==> flow/design.v <==
module subtractor_16bits(
    input [15:0] a,
    input [15:0] b,
    input bin,
    output [15:0] diff,
    output bout
);
    assign {bout, diff} = a - b - bin;
endmodule
module adder_16bits(
    input [15:0] a,
    input [15:0] b,
    input cin,
    output [15:0] sum,
    output cout
);
    assign {cout, sum} = a + b + cin;
endmodule
module multiplier_16bits(
    input [15:0] a,
    input [15:0] b,
    output [31:0] product
);
    assign product = a * b;
endmodule
module divider_16bits(
    input [15:0] dividend,
    input [15:0] divisor,
    output [15:0] quotient,
    output [15:0] remainder
);
    assign quotient = dividend / divisor;
    assign remainder = dividend % divisor;
endmodule
module dff_16bit (
    input      [15:0] d,
    input             clk,
    input             rstn,
    input             en,
    output reg [15:0] q
);
    always @(posedge clk) begin
        if (!rstn)
            q <= 16'b0;
        else if (en)
            q <= d;
    end
endmodule
module unified_computing_system (
    input      [15:0] d_a,           
    input      [15:0] d_b,           
    input      [1:0]  op_code,       
    input             clk,
    input             rstn,
    input             en_a,           
    input             en_b,           
    input             en_result,      
    input             cin,            
    input             bin,            
    output reg [31:0] result,         
    output reg [15:0] remainder,      
    output reg        cout,           
    output reg        bout,           
    output reg        overflow_flag,  
    output reg        error_flag      
);
    wire [15:0] q_a;            
    wire [15:0] q_b;            
    wire [15:0] sum_result;
    wire        sum_cout;
    wire [15:0] diff_result;
    wire        diff_bout;
    wire [31:0] product_result;
    wire [15:0] quotient_result;
    wire [15:0] remainder_result;
    reg [31:0] temp_result;
    reg [15:0] temp_remainder;
    reg        temp_cout;
    reg        temp_bout;
    reg        temp_overflow;
    reg        temp_error;
    dff_16bit register_a_inst (
        .d   (d_a),
        .clk (clk),
        .rstn(rstn),
        .en  (en_a),
        .q   (q_a)
    );
    dff_16bit register_b_inst (
        .d   (d_b),
        .clk (clk),
        .rstn(rstn),
        .en  (en_b),
        .q   (q_b)
    );
    adder_16bits adder_inst (
        .a   (q_a),
        .b   (q_b),
        .cin (cin),
        .sum (sum_result),
        .cout(sum_cout)
    );
    subtractor_16bits subtractor_inst (
        .a    (q_a),
        .b    (q_b),
        .bin  (bin),
        .diff (diff_result),
        .bout (diff_bout)
    );
    multiplier_16bits multiplier_inst (
        .a      (q_a),
        .b      (q_b),
        .product(product_result)
    );
    divider_16bits divider_inst (
        .dividend (q_a),
        .divisor  (q_b),
        .quotient (quotient_result),
        .remainder(remainder_result)
    );
    always @(*) begin
        temp_result = 32'b0;
        temp_remainder = 16'b0;
        temp_cout = 1'b0;
        temp_bout = 1'b0;
        temp_overflow = 1'b0;
        temp_error = 1'b0;
        case(op_code)
            2'b00: begin  
                temp_result = {16'b0, sum_result};
                temp_cout = sum_cout;
                if ((q_a[15] == q_b[15]) && (sum_result[15] != q_a[15])) begin
                    temp_overflow = 1'b1;
                end
            end
            2'b01: begin  
                temp_result = {16'b0, diff_result};
                temp_bout = diff_bout;
                if ((q_a[15] != q_b[15]) && (diff_result[15] != q_a[15])) begin
                    temp_overflow = 1'b1;
                end
            end
            2'b10: begin  
                temp_result = product_result;
                if (product_result[31:16] != 16'b0 && 
                    product_result[31:16] != 16'hFFFF) begin
                    temp_overflow = 1'b1;
                end
            end
            2'b11: begin  
                if (q_b == 16'b0) begin  
                    temp_result = 32'b0;
                    temp_error = 1'b1;
                end else begin
                    temp_result = {16'b0, quotient_result};  
                    temp_remainder = remainder_result;
                end
            end
            default: begin
            end
        endcase
    end
    always @(posedge clk) begin
        if (!rstn) begin
            result <= 32'b0;
            remainder <= 16'b0;
            cout <= 1'b0;
            bout <= 1'b0;
            overflow_flag <= 1'b0;
            error_flag <= 1'b0;
        end
        else if (en_result) begin
            result <= temp_result;
            remainder <= temp_remainder;
            cout <= temp_cout;
            bout <= temp_bout;
            overflow_flag <= temp_overflow;
            error_flag <= temp_error;
        end
    end
endmodule
# [From RTL to reports: unified_computing_system]
# Tool output for the design above before and after an edit, in the order of the flow.
# "orig" refers to lines of the RTL above, "edited" to lines of the edited file.
# "diff": "edited" minus "orig" as printed here. "rel_change_pct": 100 x difference / "orig".
# Operators: Yosys type, input widths -> output width; for muxes data width and select width s.
# Cell names lack the library's common part.
# A cell with -- has no value.
[design] top_module="unified_computing_system" clock_port="clk" library="sky130hd" pvt_corner="tt_025C_1v80"

# [Edit of the RTL]
# The edit as a unified diff against the file above.
# The edited RTL no longer does the same as the RTL above: the edit was made by script, with no optimisation intended.
# begin of diff
@@ -59,5 +59,5 @@
     input             bin,            
     output reg [31:0] result,         
-    output reg [15:0] remainder,      
+    output reg [15:0] remainder_pad,      
     output reg        cout,           
     output reg        bout,           
@@ -65,4 +65,6 @@
     output reg        error_flag      
 );
+    reg [15:0] remainder;
+    always @(posedge clk) remainder_pad <= remainder;
     wire [15:0] q_a;            
     wire [15:0] q_b;            
# end of diff

# [Elaborated design]
# Counts by Yosys on the flattened word-level netlist (proc, flatten, opt, wreduce; memories kept). Register bits leave out memories and registers merged into their read ports (data or address). Print and check cells are left out. Cells with the same type and inputs are merged into one.
[classes] element="addsub" orig=4 edited=4 diff=0 rel_change_pct=0.00
[classes] element="mul" orig=1 edited=1 diff=0 rel_change_pct=0.00
[classes] element="div" orig=2 edited=2 diff=0 rel_change_pct=0.00
[classes] element="eq_ne" orig=8 edited=8 diff=0 rel_change_pct=0.00
[classes] element="mux" orig=12 edited=12 diff=0 rel_change_pct=0.00
[classes] element="n_reduce_logical" orig=9 edited=9 diff=0 rel_change_pct=0.00
[ops] cell="$mux 1" orig=4 edited=4 diff=0 rel_change_pct=0.00
[ops] cell="$logic_and 1x1->1" orig=3 edited=3 diff=0 rel_change_pct=0.00
[ops] cell="$ne 1x1->1" orig=3 edited=3 diff=0 rel_change_pct=0.00
[ops] cell="$pmux 1 s2" orig=3 edited=3 diff=0 rel_change_pct=0.00
[ops] cell="$reduce_or 3->1" orig=3 edited=3 diff=0 rel_change_pct=0.00
[ops] cell="$eq 2x2->1 const B" orig=2 edited=2 diff=0 rel_change_pct=0.00
[ops] cell="$mux 16" orig=2 edited=2 diff=0 rel_change_pct=0.00
[ops] cell="$add 16x16->17" orig=1 edited=1 diff=0 rel_change_pct=0.00
[ops] cell="$add 17x1->17" orig=1 edited=1 diff=0 rel_change_pct=0.00
[ops] cell="$div 16x16->16" orig=1 edited=1 diff=0 rel_change_pct=0.00
[ops] cell="$eq 1x1->1" orig=1 edited=1 diff=0 rel_change_pct=0.00
[ops] cell="$eq 2x1->1 const B" orig=1 edited=1 diff=0 rel_change_pct=0.00
[ops] cell="$logic_not 16->1" orig=1 edited=1 diff=0 rel_change_pct=0.00
[ops] cell="$logic_not 2->1" orig=1 edited=1 diff=0 rel_change_pct=0.00
[ops] cell="$mod 16x16->16" orig=1 edited=1 diff=0 rel_change_pct=0.00
[ops] cell="$mul 16x16->32" orig=1 edited=1 diff=0 rel_change_pct=0.00
[ops] cell="$ne 16x16->1 const B" orig=1 edited=1 diff=0 rel_change_pct=0.00
[ops] cell="$pmux 1 s4" orig=1 edited=1 diff=0 rel_change_pct=0.00
[ops] cell="$pmux 16 s2" orig=1 edited=1 diff=0 rel_change_pct=0.00
[ops] cell="$pmux 32 s4" orig=1 edited=1 diff=0 rel_change_pct=0.00
[ops] cell="$reduce_bool 16->1" orig=1 edited=1 diff=0 rel_change_pct=0.00
[ops] cell="$sub 16x16->17" orig=1 edited=1 diff=0 rel_change_pct=0.00
[ops] cell="$sub 17x1->17" orig=1 edited=1 diff=0 rel_change_pct=0.00
[word_totals] element="ff_bits" orig=84 edited=100 diff=16 rel_change_pct=19.05
[word_totals] element="inputBits" orig=41 edited=41 diff=0 rel_change_pct=0.00
[word_totals] element="out_inout_bits" orig=52 edited=52 diff=0 rel_change_pct=0.00
[word_totals] element="elab_cells" orig=44 edited=45 diff=1 rel_change_pct=2.27

# [Depth]
# Yosys ltp: most cells in a row. Word level: on the elaborated netlist, between registers, memories and ports. Mapped: between sequential cells and ports; inverters and the memories' decode and read muxes count.
[depth] element="depth_word" orig=6 edited=6 diff=0 rel_change_pct=0.00
[depth] element="abc_area" orig="0" edited="0"
[depth] element="mapped_depth" orig=142 edited=139 diff=-3 rel_change_pct=-2.11
[depth] element="ltp_nobuf" orig=131 edited=129 diff=-2 rel_change_pct=-1.53

# [Netlist]
# The flow's flattened synthesis, as Yosys stat reports it; memories are mapped. The netlist is that of the ABC_AREA named above (0 if unset); the other value can give another one.
[by_type] type="nor2_1" orig=226 edited=300 diff=74 rel_change_pct=32.74
[by_type] type="nor2b_1" orig=70 edited=22 diff=-48 rel_change_pct=-68.57
[by_type] type="a21oi_1" orig=116 edited=157 diff=41 rel_change_pct=35.34
[by_type] type="o21a_1" orig=67 edited=38 diff=-29 rel_change_pct=-43.28
[by_type] type="a211oi_1" orig=12 edited=29 diff=17 rel_change_pct=141.67
[by_type] type="dfxtp_1" orig=84 edited=100 diff=16 rel_change_pct=19.05
[by_type] type="nand2_1" orig=288 edited=300 diff=12 rel_change_pct=4.17
[by_type] type="nand3_1" orig=35 edited=46 diff=11 rel_change_pct=31.43
[by_type] type="and3_1" orig=7 edited=18 diff=11 rel_change_pct=157.14
[by_type] type="nand4_1" orig=9 edited=19 diff=10 rel_change_pct=111.11
[by_type] type="a221oi_1" orig=2 edited=11 diff=9 rel_change_pct=450.00
[by_type] type="a21boi_0" orig=18 edited=10 diff=-8 rel_change_pct=-44.44
[by_type] type="inv_1" orig=321 edited=328 diff=7 rel_change_pct=2.18
[by_type] type="xnor2_1" orig=75 edited=68 diff=-7 rel_change_pct=-9.33
[by_type] type="mux2i_1" orig=43 edited=50 diff=7 rel_change_pct=16.28
[by_type] type="buf_1" orig=4 edited=11 diff=7 rel_change_pct=175.00
[by_type] type="xor2_1" orig=43 edited=49 diff=6 rel_change_pct=13.95
[by_type] type="and2_1" orig=12 edited=6 diff=-6 rel_change_pct=-50.00
# Not every row of either side is listed.
[synth_totals] element="stdcells" orig=2569 edited=2719 diff=150 rel_change_pct=5.84
[synth_totals] element="area_mm2" orig=0.0202982 edited=0.021149 diff=0.0008508 rel_change_pct=4.19
[synth_totals] element="sequential_area_mm2" orig=0.0016816 edited=0.0020019 diff=0.0003203 rel_change_pct=19.05
[synth_totals] element="ff_cells" orig=84 edited=100 diff=16 rel_change_pct=19.05
[synth_totals] element="buf_cells" orig=98 edited=106 diff=8 rel_change_pct=8.16
# The figures by module come from a second, unflattened synthesis with its own total; it is not the netlist above.
[hier_totals] element="hier_cells" orig=2751 edited=2764 diff=13 rel_change_pct=0.47
[hier_totals] element="hier_area_mm2" orig=0.0222501 edited=0.0225754 diff=0.0003253 rel_change_pct=1.46
# Rows give one instance, submodules left out.
[by_module_orig] module="multiplier_16bits" n_inst=1 n_cells=999 mod_area_mm2=0.0085845 mod_seq_area_mm2=0
[by_module_orig] module="divider_16bits" n_inst=1 n_cells=1120 mod_area_mm2=0.0078388 mod_seq_area_mm2=0
[by_module_orig] module="unified_computing_system" n_inst=1 n_cells=262 mod_area_mm2=0.0026238 mod_seq_area_mm2=0.001041
[by_module_orig] module="dff_16bit" n_inst=2 n_cells=51 mod_area_mm2=0.0006156 mod_seq_area_mm2=0.0003203
[by_module_orig] module="subtractor_16bits" n_inst=1 n_cells=174 mod_area_mm2=0.0012249 mod_seq_area_mm2=0
[by_module_orig] module="adder_16bits" n_inst=1 n_cells=94 mod_area_mm2=0.000747 mod_seq_area_mm2=0
[by_module_edited] module="multiplier_16bits" n_inst=1 n_cells=996 mod_area_mm2=0.0085895 mod_seq_area_mm2=0
[by_module_edited] module="divider_16bits" n_inst=1 n_cells=1120 mod_area_mm2=0.0078388 mod_seq_area_mm2=0
[by_module_edited] module="unified_computing_system" n_inst=1 n_cells=278 mod_area_mm2=0.0029441 mod_seq_area_mm2=0.0013613
[by_module_edited] module="dff_16bit" n_inst=2 n_cells=51 mod_area_mm2=0.0006156 mod_seq_area_mm2=0.0003203
[by_module_edited] module="subtractor_16bits" n_inst=1 n_cells=174 mod_area_mm2=0.0012249 mod_seq_area_mm2=0
[by_module_edited] module="adder_16bits" n_inst=1 n_cells=94 mod_area_mm2=0.000747 mod_seq_area_mm2=0

# [Path before layout]
# OpenSTA on the mapped netlist: ideal clock, no wires. The path of least setup slack (recovery checks aside). Input and output delay are each 20% of the period. Register names are those of the netlist, which keeps one name where synthesis merged equal registers.
[synth_path] element="path_type" orig="reg-to-reg" edited="reg-to-reg"
[synth_path] element="start" orig="reg register_b_inst.q[13]" edited="reg register_b_inst.q[13]"
[synth_path] element="end" orig="reg remainder[12]" edited="reg remainder[12]"
[synth_path] element="clock_period_ps" orig=26000 edited=26000 diff=0 rel_change_pct=0.00
[synth_path] element="setup_time_ps" orig=122 edited=115 diff=-7
[synth_path] element="t_first_pin_ps" orig=0 edited=0 diff=0
[synth_path] element="arrival_ps" orig=28061 edited=27429 diff=-632 rel_change_pct=-2.25
[synth_path] element="t_required_ps" orig=25878 edited=25885 diff=7 rel_change_pct=0.03
[synth_path] element="path_slack_ps" orig=-2183 edited=-1544 diff=639
[synth_path] element="delay_ps" orig=28183 edited=27544 diff=-639 rel_change_pct=-2.27
[synth_path] element="path_stages" orig=133 edited=133 diff=0 rel_change_pct=0.00
[synth_path] element="n_path_buf" orig=10 edited=12 diff=2 rel_change_pct=20.00
[synth_path] element="synth_period_reached_ps" orig=28183 edited=27544 diff=-639 rel_change_pct=-2.27
# "delay_ps" = arrival - input delay + setup time.
# "path_stages": output pins that drive a net of the path, with the launching flip-flop's if there is one; two outputs of one cell count as two.
# "synth_period_reached_ps" = period - worst setup slack (recovery checks aside). The figure is calculated, with input and output delays left at 20% of the set period.
# Between the ends stands the longest chain of elaborated cells between them, by number of cells; it is not shown to be the way that was timed. Of several equally long chains one is given.
# Each line given opens the expression or statement behind the cell; cells for indexed reads and writes are added by Yosys, which also makes memories of some case tables.
[synth_between_orig] cell_sequence="dfxtp_1 -> buf_6 -> or3_1 -> nor2_1 -> and2_1 -> and3_1 -> a21oi_1 -> a21oi_1 -> ha_1 -> o21a_1 -> o21ai_0 -> or3_1 -> mux2_2 -> inv_1 -> ha_1 -> o21a_1 -> o21a_1 -> o211ai_1 -> [97 not listed] -> a31oi_1 -> nor2b_1 -> o21ai_0 -> clkbuf_1 -> o21ai_0 -> fa_1 -> a21o_1 -> a21oi_1 -> o21bai_1 -> a211oi_1 -> o21bai_1 -> a21o_1 -> a21o_1 -> nor4_1 -> o41a_1 -> buf_1 -> nor3_1 -> a221o_1" elab_chain_len=3 cone_cells=4 cone_lines=3 cone_classes="div: 1; mux: 2; reduce/logical: 1"
[synth_lines_orig] element="start, declared" line=40 text="output reg [15:0] q"
[synth_lines_orig] element="start, assigned" line=44 text="q <= 16'b0;"
[synth_lines_orig] element="start, assigned" line=46 text="q <= d;"
[synth_lines_orig] element="$mod 16x16->16" line=33 text="assign remainder = dividend % divisor;"
[synth_lines_orig] element="$mux 16" line=151 text="if (q_b == 16'b0) begin"
[synth_lines_orig] element="$pmux 16 s2" line=128 text="case(op_code)"
[synth_lines_orig] element="end, assigned" line=166 text="remainder <= 16'b0;"
[synth_lines_orig] element="end, assigned" line=174 text="remainder <= temp_remainder;"
[synth_lines_orig] element="end, declared" line=61 text="output reg [15:0] remainder,"
[synth_between_edited] cell_sequence="dfxtp_1 -> buf_2 -> nor4_4 -> and4_1 -> buf_2 -> nand2_1 -> nor2_1 -> a21oi_1 -> a21oi_1 -> ha_1 -> or3_1 -> and3_1 -> nand3_1 -> nand2_1 -> ha_1 -> nor2_1 -> a211o_1 -> or4_1 -> [97 not listed] -> a21oi_1 -> nor2_1 -> o32ai_1 -> clkbuf_1 -> clkbuf_1 -> a21oi_1 -> fa_1 -> a21o_1 -> a21oi_1 -> o21bai_1 -> a21boi_0 -> o31a_1 -> o21ai_0 -> o41a_1 -> clkbuf_1 -> and2_1 -> a222oi_1 -> a21bo_2" elab_chain_len=3 cone_cells=4 cone_lines=3 cone_classes="div: 1; mux: 2; reduce/logical: 1"
[synth_lines_edited] element="start, declared" line=40 text="output reg [15:0] q"
[synth_lines_edited] element="start, assigned" line=44 text="q <= 16'b0;"
[synth_lines_edited] element="start, assigned" line=46 text="q <= d;"
[synth_lines_edited] element="$mod 16x16->16" line=33 text="assign remainder = dividend % divisor;"
[synth_lines_edited] element="$mux 16" line=153 text="if (q_b == 16'b0) begin"
[synth_lines_edited] element="$pmux 16 s2" line=130 text="case(op_code)"
[synth_lines_edited] element="end, assigned" line=168 text="remainder <= 16'b0;"
[synth_lines_edited] element="end, assigned" line=176 text="remainder <= temp_remainder;"
[synth_lines_edited] element="end, declared" line=67 text="reg [15:0] remainder;"

# [Worst path after layout]
# Path of least setup slack in the final report of each run of set A (OpenROAD, finished layout, wires in). Where an end is a register, its clock arrival counts in the times.
# The path's times are printed in steps of 10 ps; the period is the one set.
[layout_path] element="path_type" orig="reg-to-reg" edited="reg-to-reg"
[layout_path] element="start" orig="reg register_b_inst.q[14]" edited="reg register_a_inst.q[6]"
[layout_path] element="end" orig="reg remainder[6]" edited="reg remainder[12]"
[layout_path] element="clock_period_ps" orig=26000 edited=26000 diff=0 rel_change_pct=0.00
[layout_path] element="setup_time_ps" orig=100 edited=100 diff=0
[layout_path] element="t_first_pin_ps" orig=400 edited=400 diff=0 rel_change_pct=0.00
[layout_path] element="arrival_ps" orig=25820 edited=25640 diff=-180 rel_change_pct=-0.70
[layout_path] element="t_required_ps" orig=26310 edited=26290 diff=-20 rel_change_pct=-0.08
[layout_path] element="path_slack_ps" orig=490 edited=660 diff=170
[layout_path] element="path_stages" orig=128 edited=126 diff=-2 rel_change_pct=-1.56
[layout_path] element="n_path_buf" orig=6 edited=9 diff=3 rel_change_pct=50.00
# Between the ends stands the longest chain of elaborated cells between them, by number of cells; it is not shown to be the way that was timed. Of several equally long chains one is given.
[layout_between_orig] cell_sequence="dfxtp_2 -> or3_4 -> nor2_4 -> and2_4 -> and3_4 -> a21oi_2 -> ha_1 -> o21a_1 -> o21ai_2 -> or3_4 -> mux2_4 -> inv_4 -> ha_4 -> o21a_1 -> o21a_1 -> o211ai_1 -> mux2_4 -> inv_2 -> [92 not listed] -> nor2b_4 -> o21ai_4 -> buf_12 -> nor3_1 -> a21o_1 -> ha_4 -> a21oi_4 -> nand2b_1 -> a211oi_2 -> o21bai_2 -> a21o_1 -> a21o_1 -> nor4_2 -> o41a_1 -> buf_6 -> nor2_4 -> a32o_1 -> a21o_1" elab_chain_len=3 cone_cells=4 cone_lines=3 cone_classes="div: 1; mux: 2; reduce/logical: 1"
[layout_lines_orig] element="start, declared" line=40 text="output reg [15:0] q"
[layout_lines_orig] element="start, assigned" line=44 text="q <= 16'b0;"
[layout_lines_orig] element="start, assigned" line=46 text="q <= d;"
[layout_lines_orig] element="$mod 16x16->16" line=33 text="assign remainder = dividend % divisor;"
[layout_lines_orig] element="$mux 16" line=151 text="if (q_b == 16'b0) begin"
[layout_lines_orig] element="$pmux 16 s2" line=128 text="case(op_code)"
[layout_lines_orig] element="end, assigned" line=166 text="remainder <= 16'b0;"
[layout_lines_orig] element="end, assigned" line=174 text="remainder <= temp_remainder;"
[layout_lines_orig] element="end, declared" line=61 text="output reg [15:0] remainder,"
[layout_between_edited] cell_sequence="dfxtp_2 -> or4_1 -> or4_4 -> o21bai_1 -> a21oi_1 -> a21oi_1 -> ha_1 -> o21ai_2 -> nand2b_1 -> a31oi_2 -> or2_4 -> inv_2 -> ha_4 -> o21ai_4 -> a211o_1 -> buf_4 -> nor2_4 -> nor2_1 -> [90 not listed] -> o41ai_2 -> a21oi_2 -> nor2_2 -> buf_4 -> o32a_1 -> nor3_2 -> a21o_1 -> ha_4 -> a21o_1 -> a21oi_2 -> o21bai_1 -> a21boi_2 -> o31a_1 -> o21ai_2 -> o41a_1 -> and2_4 -> a222oi_1 -> a21bo_2" elab_chain_len=3 cone_cells=3 cone_lines=3 cone_classes="div: 1; mux: 2"
[layout_lines_edited] element="start, declared" line=40 text="output reg [15:0] q"
[layout_lines_edited] element="start, assigned" line=44 text="q <= 16'b0;"
[layout_lines_edited] element="start, assigned" line=46 text="q <= d;"
[layout_lines_edited] element="$mod 16x16->16" line=33 text="assign remainder = dividend % divisor;"
[layout_lines_edited] element="$mux 16" line=153 text="if (q_b == 16'b0) begin"
[layout_lines_edited] element="$pmux 16 s2" line=130 text="case(op_code)"
[layout_lines_edited] element="end, assigned" line=168 text="remainder <= 16'b0;"
[layout_lines_edited] element="end, assigned" line=176 text="remainder <= temp_remainder;"
[layout_lines_edited] element="end, declared" line=67 text="reg [15:0] remainder;"

# [Measured runs]
# Runs of the flow (Yosys, OpenROAD) on both versions; the two runs of a pair have the same settings. The constraints put input and output delay at 20% of the set period each and load the outputs with 0.01 pF.
[flow_settings_set_A] period_ns=26.0 CAP_MARGIN=20 CORE_MARGIN=2 CORE_UTILIZATION=40 SLEW_MARGIN=20
[measured_set_A] element="synthesis_area_mm2" orig=0.0202982 edited=0.021149 diff=0.0008508 rel_change_pct=4.19
[measured_set_A] element="dieArea_mm2" orig=0.0525624 edited=0.0547279 diff=0.0021655 rel_change_pct=4.12
[measured_set_A] element="layout_stdcell_area_mm2" orig=0.025298 edited=0.0283222 diff=0.0030242 rel_change_pct=11.95
[measured_set_A] element="utilization_pct" orig=50.4 edited=54.0 diff=3.6
[measured_set_A] element="setup_worst_slack_ps" orig=490 edited=656 diff=166
[measured_set_A] element="timing.setup.tns_ps" orig=0 edited=0 diff=0
[measured_set_A] element="hold_worst_slack_ps" orig=455 edited=354 diff=-101
[measured_set_A] element="timing.achieved_period_ps" orig=25510 edited=25344 diff=-166 rel_change_pct=-0.65
[flow_settings_set_B] CELL_PAD_IN_SITES_GLOBAL_PLACEMENT=2 CORE_UTILIZATION=25 GPL_ROUTABILITY_DRIVEN=0 PLACE_DENSITY=0.81 period_ns=45.5 CAP_MARGIN=20 CORE_MARGIN=2 SLEW_MARGIN=20
[measured_set_B] element="synthesis_area_mm2" orig=0.0202982 edited=0.021149 diff=0.0008508 rel_change_pct=4.19
[measured_set_B] element="dieArea_mm2" orig=0.0834892 edited=0.0869395 diff=0.0034503 rel_change_pct=4.13
[measured_set_B] element="layout_stdcell_area_mm2" orig=0.0229157 edited=0.0237966 diff=0.0008809 rel_change_pct=3.84
[measured_set_B] element="utilization_pct" orig=28.5 edited=28.4 diff=-0.1
[measured_set_B] element="setup_worst_slack_ps" orig=12704 edited=12929 diff=225
[measured_set_B] element="timing.setup.tns_ps" orig=0 edited=0 diff=0
[measured_set_B] element="hold_worst_slack_ps" orig=473 edited=353 diff=-120
[measured_set_B] element="timing.achieved_period_ps" orig=32796 edited=32571 diff=-225 rel_change_pct=-0.69
# "timing.achieved_period_ps": clock period set for the run, less the worst setup slack. It is reckoned from that one timing run; input and output delays stay at 20% of the period that was set.
